==> flow/design.v <==
`timescale 1ns/1ps
`default_nettype none
module adder_1(a, b, c_in, sum, c_out);
input wire a, b, c_in;
output logic sum, c_out;
logic sum0;
logic sum1;
logic carry0;
logic carry1;
always_comb begin
  sum0 = a ^ b;
  sum = sum0 ^ c_in;
  carry0 = a & b;
  carry1 = sum0 & c_in;
  c_out = carry1 | carry0; 
end
endmodule
`timescale 1ns/1ps
`default_nettype none
module eight_input_adder(neighbors, sum);
input  wire [7:0] neighbors;
output logic [3:0] sum;
logic s1, c1, s2, c2, s3, c3, c4, s4, c5, c6;
adder_1 FA1 (.a(neighbors[0]), .b(neighbors[1]), .c_in(neighbors[2]), .sum(s1), .c_out(c1));
adder_1 FA2 (.a(neighbors[3]), .b(neighbors[4]), .c_in(neighbors[5]), .sum(s2), .c_out(c2));
adder_1 FA3 (.a(s1), .b(s2), .c_in(neighbors[6]), .sum(s3), .c_out(c3));
adder_1 HA1 (.a(s3), .b(neighbors[7]), .c_in(1'b0), .sum(sum[0]), .c_out(c4));
adder_1 FA4 (.a(c1), .b(c2), .c_in(c3), .sum(s4), .c_out(c5));
adder_1 HA2 (.a(s4), .b(c4), .c_in(1'b0), .sum(sum[1]), .c_out(c6));
adder_1 HA3 (.a(c5), .b(c6), .c_in(1'b0), .sum(sum[2]), .c_out(sum[3]));
endmodule
module equality_comparator(a, b, out);
input wire [3:0] a;
input wire [3:0] b;
output logic out;
logic [3:0] xor_out;
always_comb begin
    xor_out = a ^ b;
    out = ~xor_out[0] & ~xor_out[1] & ~xor_out[2] & ~xor_out[3];
end
endmodule
`default_nettype none
`timescale 1ns/1ps
module conway_cell(clk, rst, ena, state_0, state_d, state_q, neighbors);
input wire clk;
input wire rst;
input wire ena;
input wire state_0;
output logic state_d;
output logic state_q;
input wire [7:0] neighbors;
logic [3:0] sum;
eight_input_adder eight_input_adder_inst (.neighbors(neighbors), .sum(sum));
logic three_neighbors;
logic two_neighbors;
logic two_or_three_neighbors;
equality_comparator two_neighbors_comparator (.a(sum), .b(4'b0010), .out(two_neighbors));
equality_comparator three_neighbors_comparator (.a(sum), .b(4'b0011), .out(three_neighbors));
always_comb begin
	two_or_three_neighbors = three_neighbors | two_neighbors;
	state_d = (~ state_q & three_neighbors) | (state_q & two_or_three_neighbors);
end
always_ff @(posedge clk) begin : delay
	state_q <= rst ? state_0 : (ena ? state_d : state_q);
end 
endmodule
`default_nettype none  
module main(clk, rst, ena, state_0, cells);
parameter N = 16;  
parameter M = N + 2;  
input wire clk;
input wire rst;
input wire ena;
input wire [N*N-1:0] state_0;
output logic [N*N-1:0] cells;
wire [M*M-1:0] bordered_cells_q;  
wire [M*M-1:0] bordered_cells_d;
logic [M*M-1:0] bordered_cells_0;  
function int cell_index(int i, int j);
  cell_index = M*j + i;
endfunction
generate
  genvar i;
  genvar j;
  for (i = 0; i < M; i = i + 1) begin : cells_x
    for (j = 0; j < M; j = j + 1) begin : cells_y
      if ( (i > 0) && (i < (M-1)) && (j > 0) && (j < (M-1)) ) begin
        assign bordered_cells_0[cell_index(i, j)] = state_0[N*(j-1) + (i-1)];
        conway_cell CELL(
          .clk(clk), .rst(rst), .ena(ena),
          .neighbors({
            bordered_cells_q[cell_index(i-1, j-1)],
            bordered_cells_q[cell_index(i-1, j  )],
            bordered_cells_q[cell_index(i-1, j+1)],
            bordered_cells_q[cell_index(i  , j+1)],
            bordered_cells_q[cell_index(i+1, j+1)],
            bordered_cells_q[cell_index(i+1, j  )],
            bordered_cells_q[cell_index(i+1, j-1)],
            bordered_cells_q[cell_index(i  , j-1)]
          }),
          .state_0(bordered_cells_0[cell_index(i, j)]),
          .state_d(bordered_cells_d[cell_index(i, j)]),
          .state_q(bordered_cells_q[cell_index(i, j)])
        );
      end else begin  
        assign bordered_cells_0[cell_index(i,j)] = 1'b0;
        assign bordered_cells_q[cell_index(i,j)] = bordered_cells_0[cell_index(i,j)];
        assign bordered_cells_d[cell_index(i,j)] = 0;
      end
    end
  end
  for (i = 0; i < N; i = i + 1) begin : unborder
    always_comb begin
        cells[N*(i+1)-1:N*i] = bordered_cells_q[M*(i+2)-2:M*(i+1)+1];
    end
  end
endgenerate
endmodule
`default_nettype wire  
Step by step through the tools: main
The steps from the RTL of main to its reports follow in flow order. Lines are those of the file above, counted from 1. Library cell names are shortened. The mark - stands for no value.

Top: main. Clock input: clk. Library: sky130hd. Corner: tt_025C_1v80.

After elaboration
Counts by Yosys on the flattened word-level netlist (proc, flatten, opt, wreduce; memories kept). Register bits leave out memories and registers merged into their read ports (data or address). Print and check cells are left out. Cells with the same type and inputs are merged into one.

The entry for mux-type cells reads 512. The entry for bitwise gates (word level) reads 9706. The entry for reduce/logical cells reads 1.

Operator list (count): AND 1 bit (4274); XOR 1 bit (2292); NOT 1 bit (1503); bitwise OR 1 bit (1381); NOT 2 bit (256); 2-to-1 mux 1 bit (512); nonzero test 2 bit (1).

The entry for register bits after elaboration reads 256.

Depth
Longest topological path by Yosys (ltp), each cell counted once; first at word level (registers and memories cut), then after technology mapping (sequential cells cut; the memories' decode and read muxes count).

Depth in word-level cells: 17. ABC_AREA: 1. For mapped depth the number is 11.

Synthesis result
Yosys stat after the flow's synthesis: flattened, memories mapped to cells. It holds for the ABC_AREA given above (unset counts as 0); a run with the other value may have another netlist. The area totals of this step are shown rounded.

Cells by type: fa_1 (count 900, area in all 1.8E+04 µm²); ha_1 (count 779, area in all 9.75E+03 µm²); inv_1 (count 2209, area in all 8.29E+03 µm²); edfxtp_1 (count 256, area in all 7.69E+03 µm²); nand2_1 (count 767, area in all 2.88E+03 µm²); buf_4 (count 257, area in all 1929.35 µm²); nor2_1 (count 480, area in all 1.8E+03 µm²); nand3_1 (count 252, area in all 1261.21 µm²); buf_6 (count 28, area in all 315.302 µm²); buf_2 (count 28, area in all 140.134 µm²); o21ai_0 (count 4, area in all 20.019 µm²); or2_1 (count 1, area in all 6.256 µm²).

Under cell area after synthesis stands 52100 µm². For sequential area the number is 7690 µm². Under flip-flops stands 256. For cell count the number is 5961. The entry for buffer cells reads 313.

Worst setup path after synthesis
Source: OpenSTA report_checks on the synthesized netlist (no wires, ideal clock, input and output delay 20% of the period each), path of least setup slack; recovery checks are left aside. Register names are those of the netlist, which keeps one name where synthesis merged equal registers.

Kind: input to register. Start point: input port rst. End point: register cells_x[10].cells_y[10].genblk1.CELL.state_q. The entry for required time reads 4.363 ns. For time at the first pin the number is 1.000 ns. Period: 5.0 ns. External input delay: 1.000 ns. The figure for path slack is -2.600 ns. For setup time the number is 0.637 ns. For data arrival time the number is 6.964 ns. The entry for delay of the path reads 6.601 ns. Under driving pins on the path stands 4. The entry for synthesis period reached reads 7.6 ns.

"delay of the path" = arrival - input delay + setup time. "driving pins on the path" counts driving pins, that of a launching flip-flop among them; a cell with two outputs on the path counts twice. "synthesis period reached" = period - worst setup slack (recovery checks aside). The figure is calculated, with input and output delays left at 20% of the set period. The rows between start and end are the longest chain of elaborated cells between them; the timing report does not say that the signal goes this way. Where chains are equally long, one stands for them. Each line given opens the expression or statement behind the cell; cells for indexed reads and writes are added by Yosys, which also makes memories of some case tables. Only ways into the end's enable, where the timed path ends, are counted here.

Cell sequence: buf_4 > buf_6 > buf_6 > or2_1. The entry for cells in the longest elaborated chain reads 1.

Ends and longest elaborated chain, after synthesis: start: declaration (line 72) `input wire rst;`; nonzero test 2 bit; end: assignment (line 64) `state_q <= rst ? state_0 : (ena ? state_d : state_q);`; end: declaration (line 50) `output logic state_q;`.

Timing after layout
Path of least setup slack in the final report of run 1 (OpenROAD, finished layout, wires in). Where an end is a register, its clock arrival counts in the times.

Kind: register to register. Start point: register cells_x[11].cells_y[14].genblk1.CELL.state_q. End point: register cells_x[10].cells_y[15].genblk1.CELL.state_q. For setup time the number is 0.21 ns. For data arrival time the number is 3.43 ns. For time at the first pin the number is 0.60 ns. The entry for required time reads 2.62 ns. The figure for path slack is -0.80 ns. Period: 2.23 ns. Under driving pins on the path stands 13.

The rows between start and end are the longest chain of elaborated cells between them; the timing report does not say that the signal goes this way. Where chains are equally long, one stands for them.

Cell sequence: edfxtp_1 > buf_4 > buf_6 > fa_1 > inv_1 > fa_2 > fa_1 > inv_1 > ha_2 > ha_1 > nor2_1 > nand3_1 > nand2_1. The entry for cells in the longest elaborated chain reads 17.

Ends and longest elaborated chain, post-layout: start: declaration (line 50) `output logic state_q;`; start: assignment (line 64) `state_q <= rst ? state_0 : (ena ? state_d : state_q);`; XOR 1 bit (line 11) `sum0 = a ^ b;`; XOR 1 bit (line 12) `sum = sum0 ^ c_in;`; XOR 1 bit (line 11); AND 1 bit (line 14) `carry1 = sum0 & c_in;`; bitwise OR 1 bit (line 15) `c_out = carry1 | carry0;`; XOR 1 bit (line 12); XOR 1 bit (line 11); NOT 2 bit; NOT 1 bit (line 39) `out = ~xor_out[0] & ~xor_out[1] & ~xor_out[2] & ~xor_out[3];`; AND 1 bit (3 in a row) (line 39); bitwise OR 1 bit (line 60) `two_or_three_neighbors = three_neighbors | two_neighbors;`; AND 1 bit (line 61) `state_d = (~ state_q & three_neighbors) | (state_q & two_or_three_neighbors);`; bitwise OR 1 bit (line 61); 2-to-1 mux 1 bit (2 in a row) (line 64); end: assignment (line 64); end: declaration (line 50).

Ticket comment

main through Yosys and OpenROAD on sky130hd: 3 stored runs, unordered, with their settings and measured results. The constraints put input and output delay at 20% of the set period each and load the outputs with 0.01 pF. "achieved period" means the clock period less the worst setup slack. The figure is calculated, with input and output delays left at 20% of the set period. The measured numbers are rounded.

Files of run 1:
==> flow/run.sh <==
#!/bin/bash
# the make line also repeats the synthesis and layout settings of config.mk as NAME=value (left out here)
make -C /OpenROAD-flow-scripts/flow DESIGN_CONFIG=/design/flow/config.mk WORK_HOME=/design/flow/orfs CLKGATE_MAP_FILE= finish
==> flow/config.mk <==
export PLATFORM = sky130hd
export DESIGN_NAME = main
export DESIGN_NICKNAME = main
export VERILOG_FILES = /design/flow/design.v
export SDC_FILE = /design/flow/constraint.sdc
export NUM_CORES = 4
export LEC_CHECK = 0
export ABC_AREA = 1
export CAP_MARGIN = 30
export CELL_PAD_IN_SITES_GLOBAL_PLACEMENT = 1
export CORE_MARGIN = 10
export CORE_UTILIZATION = 57
export CTS_CLUSTER_DIAMETER = 260
export CTS_CLUSTER_SIZE = 34
export HOLD_SLACK_MARGIN = 0.12
export MAX_ROUTING_LAYER = met4
export MIN_ROUTING_LAYER = met2
export PLACE_DENSITY = 0.56
export SETUP_SLACK_MARGIN = 0.22
export SLEW_MARGIN = 20
==> flow/constraint.sdc <==
create_clock -name core_clock -period 2.23 [get_ports {clk}]
set_input_delay 0.4460 -clock core_clock [delete_from_list [all_inputs] [get_ports {clk}]]
set_output_delay 0.4460 -clock core_clock [all_outputs]
set_load 0.01 [all_outputs]

Results of run 1. The setup slack of the worst path is -0.804 ns. The achieved period stands at 3.034 ns. The final setup TNS is -176 ns. The standard-cell area of the final layout reads 68500 µm². The mapped cell area after synthesis comes to 52100 µm². The die outline area stands at 104000 µm².

Files of run 2:
==> flow/run.sh <==
#!/bin/bash
# the make line also repeats the synthesis and layout settings of config.mk as NAME=value (left out here)
make -C /OpenROAD-flow-scripts/flow DESIGN_CONFIG=/design/flow/config.mk WORK_HOME=/design/flow/orfs CLKGATE_MAP_FILE= finish
==> flow/config.mk <==
export PLATFORM = sky130hd
export DESIGN_NAME = main
export DESIGN_NICKNAME = main
export VERILOG_FILES = /design/flow/design.v
export SDC_FILE = /design/flow/constraint.sdc
export NUM_CORES = 4
export LEC_CHECK = 0
export ABC_AREA = 1
export CAP_MARGIN = 30
export CELL_PAD_IN_SITES_GLOBAL_PLACEMENT = 1
export CORE_MARGIN = 10
export CORE_UTILIZATION = 57
export CTS_CLUSTER_DIAMETER = 260
export CTS_CLUSTER_SIZE = 34
export HOLD_SLACK_MARGIN = 0.12
export MAX_ROUTING_LAYER = met4
export MIN_ROUTING_LAYER = met1
export PLACE_DENSITY_LB_ADDON = 0.03
export SETUP_SLACK_MARGIN = 0.01
export SLEW_MARGIN = 20
==> flow/constraint.sdc <==
create_clock -name core_clock -period 2.23 [get_ports {clk}]
set_input_delay 0.4460 -clock core_clock [delete_from_list [all_inputs] [get_ports {clk}]]
set_output_delay 0.4460 -clock core_clock [all_outputs]
set_load 0.01 [all_outputs]

Results of run 2. The setup slack of the worst path is -0.775 ns. The achieved period stands at 3.005 ns. The final setup TNS is -166 ns. The standard-cell area of the final layout reads 70300 µm². The mapped cell area after synthesis comes to 52100 µm². The die outline area stands at 104000 µm².

Files of run 3:
==> flow/run.sh <==
#!/bin/bash
# the make line also repeats the synthesis and layout settings of config.mk as NAME=value (left out here)
make -C /OpenROAD-flow-scripts/flow DESIGN_CONFIG=/design/flow/config.mk WORK_HOME=/design/flow/orfs CLKGATE_MAP_FILE= finish
==> flow/config.mk <==
export PLATFORM = sky130hd
export DESIGN_NAME = main
export DESIGN_NICKNAME = main
export VERILOG_FILES = /design/flow/design.v
export SDC_FILE = /design/flow/constraint.sdc
export NUM_CORES = 4
export LEC_CHECK = 0
export CAP_MARGIN = 20
export CORE_ASPECT_RATIO = 0.73
export CORE_MARGIN = 4
export CORE_UTILIZATION = 30
export MAX_ROUTING_LAYER = met4
export MIN_ROUTING_LAYER = met2
export PLACE_DENSITY = 0.6
export SLEW_MARGIN = 20
==> flow/constraint.sdc <==
create_clock -name core_clock -period 5.0 [get_ports {clk}]
set_input_delay 1.0000 -clock core_clock [delete_from_list [all_inputs] [get_ports {clk}]]
set_output_delay 1.0000 -clock core_clock [all_outputs]
set_load 0.01 [all_outputs]

Results of run 3. The setup slack of the worst path is 1.06 ns. The achieved period stands at 3.944 ns. The final setup TNS is 0.000 ns. The standard-cell area of the final layout reads 57200 µm². The mapped cell area after synthesis comes to 49900 µm². The die outline area stands at 173000 µm².
